==> flow/design.v <==
package calc_pkg;
    typedef struct packed {
        logic on;
        logic off;
        logic mem_rc;
        logic mem_sub;
        logic mem_add;
        logic op_percent;
        logic op_sqrt;
        logic op_div;
        logic op_mul;
        logic op_sub;
        logic op_add;
        logic op_eq;
        logic dot;
        logic num_1;
        logic num_2;
        logic num_3;
        logic num_4;
        logic num_5;
        logic num_6;
        logic num_7;
        logic num_8;
        logic num_9;
        logic num_0;
    } buttons_t;
    typedef enum logic [4:0] {
        B_NONE,          
        B_ON,            
        B_OFF,           
        B_MEM_RC,        
        B_MEM_SUB,       
        B_MEM_ADD,       
        B_OP_PERCENT,    
        B_OP_SQRT,       
        B_OP_DIV,        
        B_OP_MUL,        
        B_OP_SUB,        
        B_OP_ADD,        
        B_OP_EQ,         
        B_DOT,           
        B_NUM_1,         
        B_NUM_2,         
        B_NUM_3,         
        B_NUM_4,         
        B_NUM_5,         
        B_NUM_6,         
        B_NUM_7,         
        B_NUM_8,         
        B_NUM_9,         
        B_NUM_0,         
        B_UNKNOWN        
    } active_button_t;
    function automatic logic isNumberButton(active_button_t active_button);
        isNumberButton = ((active_button >= calc_pkg::B_NUM_1) && (active_button <= calc_pkg::B_NUM_0));
    endfunction
    function automatic logic isOpButton(active_button_t active_button);
        isOpButton = ((active_button >= calc_pkg::B_OP_DIV) && (active_button <= calc_pkg::B_OP_ADD));
    endfunction
    function automatic logic isEqButton(active_button_t active_button);
        isEqButton = (active_button == calc_pkg::B_OP_EQ);
    endfunction
    function automatic logic isDotButton(active_button_t active_button);
        isDotButton = (active_button == calc_pkg::B_DOT);
    endfunction
    typedef logic [3:0] bcd_t;
    function automatic logic [6:0] bcd2segments(bcd_t bcd);
        unique case (bcd)
            4'd0: bcd2segments = 7'b1111110;
            4'd1: bcd2segments = 7'b0110000;
            4'd2: bcd2segments = 7'b1101101;
            4'd3: bcd2segments = 7'b1111001;
            4'd4: bcd2segments = 7'b0110011;
            4'd5: bcd2segments = 7'b1011011;
            4'd6: bcd2segments = 7'b1011111;
            4'd7: bcd2segments = 7'b1110000;
            4'd8: bcd2segments = 7'b1111111;
            4'd9: bcd2segments = 7'b1111011;
            default: bcd2segments = 7'bxxxxxxx;
        endcase
    endfunction
    typedef enum logic [1:0] {
        OP_NONE,
        OP_ADD,
        OP_MUL,
        OP_DIV
    } op_t;
    function automatic op_t button2op(active_button_t active_button);
        unique case (active_button)
            calc_pkg::B_OP_DIV: button2op = calc_pkg::OP_DIV;
            calc_pkg::B_OP_MUL: button2op = calc_pkg::OP_MUL;
            calc_pkg::B_OP_SUB: button2op = calc_pkg::OP_ADD;
            calc_pkg::B_OP_ADD: button2op = calc_pkg::OP_ADD;
            default: button2op = calc_pkg::OP_NONE;
        endcase
    endfunction
    function automatic bcd_t button2bcd(active_button_t active_button);
        unique case (active_button)
            calc_pkg::B_NUM_1: button2bcd = 1;
            calc_pkg::B_NUM_2: button2bcd = 2;
            calc_pkg::B_NUM_3: button2bcd = 3;
            calc_pkg::B_NUM_4: button2bcd = 4;
            calc_pkg::B_NUM_5: button2bcd = 5;
            calc_pkg::B_NUM_6: button2bcd = 6;
            calc_pkg::B_NUM_7: button2bcd = 7;
            calc_pkg::B_NUM_8: button2bcd = 8;
            calc_pkg::B_NUM_9: button2bcd = 9;
            calc_pkg::B_NUM_0: button2bcd = 0;
            default: button2bcd = 0;
        endcase
    endfunction
    parameter NumDigits = 8;
    typedef logic unsigned [$clog2(NumDigits)-1:0] exponent_t;
    typedef struct packed {
        logic error;
        logic sign;
        exponent_t exponent;
        bcd_t [NumDigits-1:0] significand;
    } num_t;
    function automatic num_t neg(num_t num);
        neg = num;
        neg.sign = !num.sign;
    endfunction
endpackage
module alu_add (
    input   logic           clk_i,
    input   logic           rst_i,
    input   logic [36:0]    left_i,      
    input   logic [36:0]    right_i,     
    output  logic           in_ready_o,
    input   logic           in_valid_i,
    output  logic [36:0]    result_o,    
    input   logic           out_ready_i,
    output  logic           out_valid_o
);
typedef enum logic [1:0] {
    S_IDLE,
    S_NORMALIZE,
    S_ADD,
    S_RENORMALIZE
} state_t;
state_t state_d, state_q;
logic [$clog2(calc_pkg::NumDigits):0] counter_d, counter_q;
logic in_ready_d, in_ready_q;
logic out_valid_d, out_valid_q;
assign out_valid_o = out_valid_q;
assign in_ready_o = in_ready_q;
calc_pkg::num_t left_d, left_q;
calc_pkg::num_t right_d, right_q;
calc_pkg::num_t result_d, result_q;
calc_pkg::bcd_t result_extra_d, result_extra_q;
logic carryborrow_d, carryborrow_q;
assign result_o = out_valid_q ? result_q : '0;
logic [4:0] nibble_sum;
always_comb begin
    nibble_sum = 'x;
    carryborrow_d = carryborrow_q;
    if (state_q != S_ADD) begin
        carryborrow_d = 0;
    end else if (left_q.sign == right_q.sign) begin
        nibble_sum =
            left_q.significand[counter_q]
            + right_q.significand[counter_q]
            + 4'(carryborrow_q);
        if (nibble_sum >= 10) begin
            nibble_sum += 6;
        end
        carryborrow_d = nibble_sum[4];
    end else begin
        if (left_q.significand > right_q.significand) begin
            nibble_sum =
                6'(left_q.significand[counter_q])
                - 6'(right_q.significand[counter_q])
                - 6'(carryborrow_q);
        end else begin
            nibble_sum =
                6'(right_q.significand[counter_q])
                - 6'(left_q.significand[counter_q])
                - 6'(carryborrow_q);
        end
        carryborrow_d = nibble_sum[4];
        if ($signed(nibble_sum) < 0) begin
            nibble_sum += 10;
        end
    end
end
always_comb begin
    state_d = state_q;
    out_valid_d = out_valid_q;
    in_ready_d = in_ready_q;
    counter_d = counter_q;
    left_d = left_q;
    right_d = right_q;
    result_d = result_q;
    result_extra_d = result_extra_q;
    unique case (state_q)
        S_IDLE: begin
            result_d = '0;
            if (in_valid_i) begin
                left_d = left_i;
                right_d = right_i;
                state_d = S_NORMALIZE;
                in_ready_d = 0;
            end
        end
        S_NORMALIZE: begin
            if (left_q.exponent < right_q.exponent) begin
                left_d.significand = (left_q.significand >> 4);
                left_d.exponent++;
            end else if (left_q.exponent > right_q.exponent) begin
                right_d.significand = (right_q.significand >> 4);
                right_d.exponent++;
            end else begin
                state_d = S_ADD;
                counter_d = 0;
            end
        end
        S_ADD: begin
            result_d.exponent = left_q.exponent;
            if (left_q.sign == right_q.sign) begin
                result_extra_d = carryborrow_d;
            end
            if (left_q.significand > right_q.significand) begin
                result_d.sign = left_q.sign;
            end else begin
                result_d.sign = right_q.sign;
            end
            result_d.significand[counter_q] = 4'(nibble_sum);
            counter_d++;
            if (counter_d == calc_pkg::NumDigits) begin
                state_d = S_RENORMALIZE;
            end
        end
        S_RENORMALIZE: begin
            if (result_extra_q != '0) begin  
                result_extra_d = '0;
                result_d.significand = ({result_extra_q, result_q.significand} >> 4);
                result_d.exponent++;
                if (result_d.exponent == 0)
                    result_d.error = 1;
            end else if ((result_q.exponent != 0) && (result_q.significand[calc_pkg::NumDigits-1] == 0)) begin  
                result_d.significand = (result_q.significand << 4);
                result_d.exponent--;
            end else begin  
                out_valid_d = 1;
                if (result_d.significand == 0)
                    result_d.sign = 0;
                if (out_valid_q && out_ready_i) begin
                    state_d = S_IDLE;
                    out_valid_d = 0;
                    in_ready_d = 1;
                    result_d = '0;
                end
            end
        end
    endcase
end
always_ff @(posedge clk_i) begin
    if (rst_i) begin
        state_q <= S_IDLE;
        out_valid_q <= 0;
        in_ready_q <= 1;
        counter_q <= '0;
        left_q <= '0;
        right_q <= '0;
        result_q <= '0;
        result_extra_q <= '0;
        carryborrow_q <= 0;
    end else begin
        state_q <= state_d;
        out_valid_q <= out_valid_d;
        in_ready_q <= in_ready_d;
        counter_q <= counter_d;
        left_q <= left_d;
        right_q <= right_d;
        result_q <= result_d;
        result_extra_q <= result_extra_d;
        carryborrow_q <= carryborrow_d;
    end
end
endmodule
Step by step through the tools: alu_add:

The steps from the RTL of alu_add to its reports follow in flow order.
Line numbers count from 1 in the design file above.
Cell names lack the library's common part.
The mark -- stands for no value.

* top module: alu_add
* clock port: clk_i
* standard-cell library: sky130hd
* library corner: tt_025C_1v80

Word-level counts:

Yosys after proc, flatten, opt, wreduce and memory -nomap, before mapping. Memory bits, and registers merged into a memory's read port (data or address), are not among the register bits. Print and check cells are not counted. Equal cells are merged and count once.

* add/subtract/negate cells: 14
* muxes and demuxes: 59
* reduce/logical cells: 25
* shift operators: 4
* magnitude comparators: 5
* bitwise gates (word level): 10
* equality and inequality tests: 22

Operator list (count)
* parallel mux 35 bit (select 2 bit): 2
* two-way mux 32 bit: 4
* parallel mux 32 bit (select 3 bit): 1
* two-way mux 37 bit: 2
* two-way mux 36 bit: 2
* indexed select 32 x 7 -> 4 bit: 2
* two-way mux 35 bit: 1
* variable shift 4 x 33 -> 32 bit: 1
* variable shift 4 x 33 -> 32 bit with constant A: 1
* negator 6 -> 33 bit: 1
* greater-than comparator 32 bit: 1
* bitwise AND 32 bit: 1
* OR 32 bit: 1
* NOT 32 bit: 1
* logical NOT 32 bit: 1
* two-way mux 4 bit: 7
* != test 2 bit with constant B: 12
* two-way mux 5 bit: 4
* two-way mux 1 bit: 17
* parallel mux 4 bit (select 2 bit): 2
* two-way mux 2 bit: 8
* != test 3 bit with constant B: 4
* AND reduction 3 bit: 4
* AND reduction 4 bit: 3
* two-way mux 3 bit: 4
* subtractor 4 x 4 -> 5 bit: 2
* subtractor 5 x 2 -> 5 bit: 2
* adder 3 x 1 -> 3 bit with constant B: 3

Not listed: further kinds 31, cells in them 45.

* cells after elaboration: 152
* input bits: 78
* flip-flop bits (word level): 122
* output and inout bits: 39

Depth:

Depth = most cells in a row (Yosys ltp): at word level without a register or memory, in the mapped netlist without a sequential cell, where the memories' decode and read muxes count.

* depth in word-level cells: 13
* ABC_AREA: 0
* depth in mapped cells: 19
* mapped depth without buffers: 17

Mapped cells and area:

Yosys stat after the flow's synthesis: flattened, memories mapped to cells. It holds for the ABC_AREA given above (unset counts as 0); a run with the other value may have another netlist.

Cell types
* dfxtp_1: count 121, area in all 2.42E+03 sq um
* ha_1: count 60, area in all 750.72 sq um
* mux2i_1: count 62, area in all 620.595 sq um
* a211oi_1: count 72, area in all 540.518 sq um
* nor2_1: count 114, area in all 427.91 sq um
* mux4_2: count 16, area in all 360.346 sq um
* a21oi_1: count 57, area in all 285.274 sq um
* and2_1: count 42, area in all 262.752 sq um
* inv_1: count 68, area in all 255.245 sq um
* nand2_1: count 68, area in all 255.245 sq um
* a22oi_1: count 28, area in all 210.202 sq um
* clkbuf_1: count 48, area in all 180.173 sq um
* o21ai_0: count 29, area in all 145.139 sq um
* xnor2_1: count 16, area in all 140.134 sq um
* fa_1: count 6, area in all 120.115 sq um
* nand2b_1: count 17, area in all 106.352 sq um
* nand3_1: count 19, area in all 95.091 sq um
* o41ai_1: count 9, area in all 78.826 sq um

Other cell types: 59; their cells: 176.

* flip-flops: 121
* sequential part of the area: 2422.3 sq um
* standard cells after synthesis: 1028
* buffer cells: 67
* synthesis area: 8692.1 sq um

Path before layout:

Path of least setup slack by OpenSTA after synthesis, without wires, with an ideal clock, recovery checks aside; 20% of the period is set as input and as output delay. Where synthesis merged equal registers, the netlist keeps one of their names.

* kind: reg-to-reg
* from: register counter_q[0]
* to: register result_q
* arrival time: 4.002 ns
* delay of the path: 4.118 ns
* slack: 5.882 ns
* library setup time: 0.116 ns
* launch time at the first pin: 0.000 ns
* clock period: 10.0 ns
* driving pins on the path: 18
* required time: 9.884 ns
* buffers on the path: 2
* synthesis period reached: 4.118 ns

"delay of the path" = arrival - input delay + setup time.
"driving pins on the path" counts driving pins, that of a launching flip-flop among them; a cell with two outputs on the path counts twice.
"synthesis period reached" = period - worst setup slack (recovery checks aside). The figure is calculated, with input and output delays left at 20% of the set period.
An end named without its bit number is one bit of that signal or, where synthesis recoded a state register, one of its new flip-flops.
The rows between start and end are the longest chain of elaborated cells between them; the timing report does not say that the signal goes this way. Where chains are equally long, one stands for them.
Each line given opens the expression or statement behind the cell; cells for indexed reads and writes are added by Yosys, which also makes memories of some case tables.

* cells stage by stage: dfxtp_1 buf_4 buf_4 mux4_2 nand2_1 nand2_1 nand2_1 inv_1 fa_1 inv_1 fa_1 ha_1 inv_1 a2111oi_2 a211oi_2 mux2i_4 o21ai_0 a41o_1
* cells in the longest elaborated chain: 13
* elaborated cells on any way between the ends: 26
* those cells by class: 9 x add/sub; 2 x compare; 4 x shift; 8 x mux; 3 x logic

Ends and longest elaborated chain, post-synthesis
* start: declaration: RTL line 143 `logic [$clog2(calc_pkg::NumDigits):0] counter_d, counter_q;`
* start: assignment: RTL line 263 `counter_q <= '0;`
* start: assignment: RTL line 273 `counter_q <= counter_d;`
* indexed select 32 x 7 -> 4 bit: RTL line 177 `6'(right_q.significand[counter_q])`
* subtractor 4 x 4 -> 5 bit: RTL line 177
* subtractor 5 x 2 -> 5 bit: RTL line 177
* two-way mux 5 bit: RTL line 170 `if (left_q.significand > right_q.significand) begin`
* two-way mux 5 bit: RTL line 160 `end else if (left_q.sign == right_q.sign) begin`
* two-way mux 5 bit: RTL line 158 `if (state_q != S_ADD) begin`
* adder 4 bit: RTL line 183 `nibble_sum += 10;`
* two-way mux 4 bit: RTL line 182 `if ($signed(nibble_sum) < 0) begin`
* two-way mux 4 bit: RTL line 160
* two-way mux 4 bit: RTL line 158
* variable shift 4 x 33 -> 32 bit: RTL line 228 `result_d.significand[counter_q] = 4'(nibble_sum);`
* OR 32 bit: RTL line 228
* parallel mux 32 bit (select 3 bit): RTL line 196 `unique case (state_q)`
* end: assignment: RTL line 266 `result_q <= '0;`
* end: assignment: RTL line 276 `result_q <= result_d;`
* end: declaration: RTL line 150 `calc_pkg::num_t result_d, result_q;`

Timing after layout:

Path of least setup slack in the final report of run A (OpenROAD, finished layout, wires in). Where an end is a register, its clock arrival counts in the times.

* kind: reg-to-reg
* from: register counter_q[0]
* to: register result_q
* launch time at the first pin: 0.43 ns
* buffers on the path: 2
* driving pins on the path: 17
* arrival time: 4.00 ns
* clock period: 2.96 ns
* slack: -0.72 ns
* library setup time: 0.11 ns
* required time: 3.28 ns

An end named without its bit number is one bit of that signal or, where synthesis recoded a state register, one of its new flip-flops.
The rows between start and end are the longest chain of elaborated cells between them; the timing report does not say that the signal goes this way. Where chains are equally long, one stands for them.

* cells stage by stage: dfxtp_4 mux4_2 nand2b_1 nand2_1 nand2_2 inv_2 fa_2 inv_2 fa_2 nor3b_4 a2111oi_4 a211oi_2 buf_4 mux2i_4 buf_12 o21ai_2 a41o_1
* cells in the longest elaborated chain: 13
* elaborated cells on any way between the ends: 26
* those cells by class: 9 x add/sub; 2 x compare; 4 x shift; 8 x mux; 3 x logic

Ends and longest elaborated chain, after layout
* start: declaration: RTL line 143 `logic [$clog2(calc_pkg::NumDigits):0] counter_d, counter_q;`
* start: assignment: RTL line 263 `counter_q <= '0;`
* start: assignment: RTL line 273 `counter_q <= counter_d;`
* indexed select 32 x 7 -> 4 bit: RTL line 177 `6'(right_q.significand[counter_q])`
* subtractor 4 x 4 -> 5 bit: RTL line 177
* subtractor 5 x 2 -> 5 bit: RTL line 177
* two-way mux 5 bit: RTL line 170 `if (left_q.significand > right_q.significand) begin`
* two-way mux 5 bit: RTL line 160 `end else if (left_q.sign == right_q.sign) begin`
* two-way mux 5 bit: RTL line 158 `if (state_q != S_ADD) begin`
* adder 4 bit: RTL line 183 `nibble_sum += 10;`
* two-way mux 4 bit: RTL line 182 `if ($signed(nibble_sum) < 0) begin`
* two-way mux 4 bit: RTL line 160
* two-way mux 4 bit: RTL line 158
* variable shift 4 x 33 -> 32 bit: RTL line 228 `result_d.significand[counter_q] = 4'(nibble_sum);`
* OR 32 bit: RTL line 228
* parallel mux 32 bit (select 3 bit): RTL line 196 `unique case (state_q)`
* end: assignment: RTL line 266 `result_q <= '0;`
* end: assignment: RTL line 276 `result_q <= result_d;`
* end: declaration: RTL line 150 `calc_pkg::num_t result_d, result_q;`

Ticket comment

Flow measurements of alu_add on sky130hd: 3 stored runs with different settings, listed in no order. Input and output delays are each 20% of the period that was set; the output load is 0.01 pF.
"period achieved" is the run's clock period less its worst setup slack. It is reckoned from that one timing run; input and output delays stay at 20% of the period that was set.
By "time on the worst setup path" is meant the share of the clock period that the worst setup path is allowed (20% is reserved at inputs, 20% at outputs), minus its slack. Clock arrival times at its registers enter into it.
"power consumption" is the tool's figure for a default switching activity; nothing was simulated.

### Run A

==> flow/run.sh <==
#!/bin/bash
# the make line also repeats the synthesis and layout settings of config.mk as NAME=value (left out here)
make -C /OpenROAD-flow-scripts/flow DESIGN_CONFIG=/design/flow/config.mk WORK_HOME=/design/flow/orfs CLKGATE_MAP_FILE= finish
==> flow/config.mk <==
export PLATFORM = sky130hd
export DESIGN_NAME = alu_add
export DESIGN_NICKNAME = alu_add
export VERILOG_FILES = /design/flow/design.v
export SDC_FILE = /design/flow/constraint.sdc
export NUM_CORES = 4
export LEC_CHECK = 0
export CAP_MARGIN = 35
export CORE_ASPECT_RATIO = 1.88
export CORE_MARGIN = 2
export CORE_UTILIZATION = 40
export CTS_CLUSTER_SIZE = 40
export HOLD_SLACK_MARGIN = -0.09
export PLACE_DENSITY_LB_ADDON = 0.09
export SLEW_MARGIN = 10
==> flow/constraint.sdc <==
create_clock -name core_clock -period 2.96 [get_ports {clk_i}]
set_input_delay 0.5920 -clock core_clock [delete_from_list [all_inputs] [get_ports {clk_i}]]
set_output_delay 0.5920 -clock core_clock [all_outputs]
set_load 0.01 [all_outputs]

Results of run A:
- Chip area after synthesis (Yosys): 8692.1 sq um
- Die area: 22984.4 sq um
- Standard-cell area after layout: 12201.7 sq um
- Post-layout utilization: 56.6 %
- Setup slack of the worst path: -0.718 ns
- Total negative slack on setup checks: -16.449 ns
- Lowest hold slack: 0.492 ns
- Power consumption: 8.287 mW
- Period achieved: 3.678 ns
- Time on the worst setup path: 3.68 ns
- Worst path kind: reg-to-reg

### Run B

==> flow/run.sh <==
#!/bin/bash
# the make line also repeats the synthesis and layout settings of config.mk as NAME=value (left out here)
make -C /OpenROAD-flow-scripts/flow DESIGN_CONFIG=/design/flow/config.mk WORK_HOME=/design/flow/orfs CLKGATE_MAP_FILE= finish
==> flow/config.mk <==
export PLATFORM = sky130hd
export DESIGN_NAME = alu_add
export DESIGN_NICKNAME = alu_add
export VERILOG_FILES = /design/flow/design.v
export SDC_FILE = /design/flow/constraint.sdc
export NUM_CORES = 4
export LEC_CHECK = 0
export CAP_MARGIN = 20
export CORE_MARGIN = 2
export CORE_UTILIZATION = 15
export SLEW_MARGIN = 20
==> flow/constraint.sdc <==
create_clock -name core_clock -period 4.76 [get_ports {clk_i}]
set_input_delay 0.9520 -clock core_clock [delete_from_list [all_inputs] [get_ports {clk_i}]]
set_output_delay 0.9520 -clock core_clock [all_outputs]
set_load 0.01 [all_outputs]

Results of run B:
- Chip area after synthesis (Yosys): 8692.1 sq um
- Die area: 59887.9 sq um
- Standard-cell area after layout: 11337.1 sq um
- Post-layout utilization: 19.7 %
- Setup slack of the worst path: 0.409 ns
- Total negative slack on setup checks: 0.000 ns
- Lowest hold slack: 0.509 ns
- Power consumption: 4.510 mW
- Period achieved: 4.351 ns
- Time on the worst setup path: 4.35 ns
- Worst path kind: reg-to-reg

### Run C

==> flow/run.sh <==
#!/bin/bash
# the make line also repeats the synthesis and layout settings of config.mk as NAME=value (left out here)
make -C /OpenROAD-flow-scripts/flow DESIGN_CONFIG=/design/flow/config.mk WORK_HOME=/design/flow/orfs CLKGATE_MAP_FILE= finish
==> flow/config.mk <==
export PLATFORM = sky130hd
export DESIGN_NAME = alu_add
export DESIGN_NICKNAME = alu_add
export VERILOG_FILES = /design/flow/design.v
export SDC_FILE = /design/flow/constraint.sdc
export NUM_CORES = 4
export LEC_CHECK = 0
export CAP_MARGIN = 35
export CORE_ASPECT_RATIO = 1.88
export CORE_MARGIN = 2
export CORE_UTILIZATION = 38
export CTS_CLUSTER_SIZE = 56
export GPL_ROUTABILITY_DRIVEN = 0
export HOLD_SLACK_MARGIN = -0.09
export PLACE_DENSITY_LB_ADDON = 0.09
export SLEW_MARGIN = 10
==> flow/constraint.sdc <==
create_clock -name core_clock -period 2.96 [get_ports {clk_i}]
set_input_delay 0.5920 -clock core_clock [delete_from_list [all_inputs] [get_ports {clk_i}]]
set_output_delay 0.5920 -clock core_clock [all_outputs]
set_load 0.01 [all_outputs]

Results of run C:
- Chip area after synthesis (Yosys): 8692.1 sq um
- Die area: 24160.6 sq um
- Standard-cell area after layout: 12283.0 sq um
- Post-layout utilization: 54.8 %
- Setup slack of the worst path: -0.685 ns
- Total negative slack on setup checks: -16.038 ns
- Lowest hold slack: 0.473 ns
- Power consumption: 8.393 mW
- Period achieved: 3.645 ns
- Time on the worst setup path: 3.64 ns
- Worst path kind: reg-to-reg
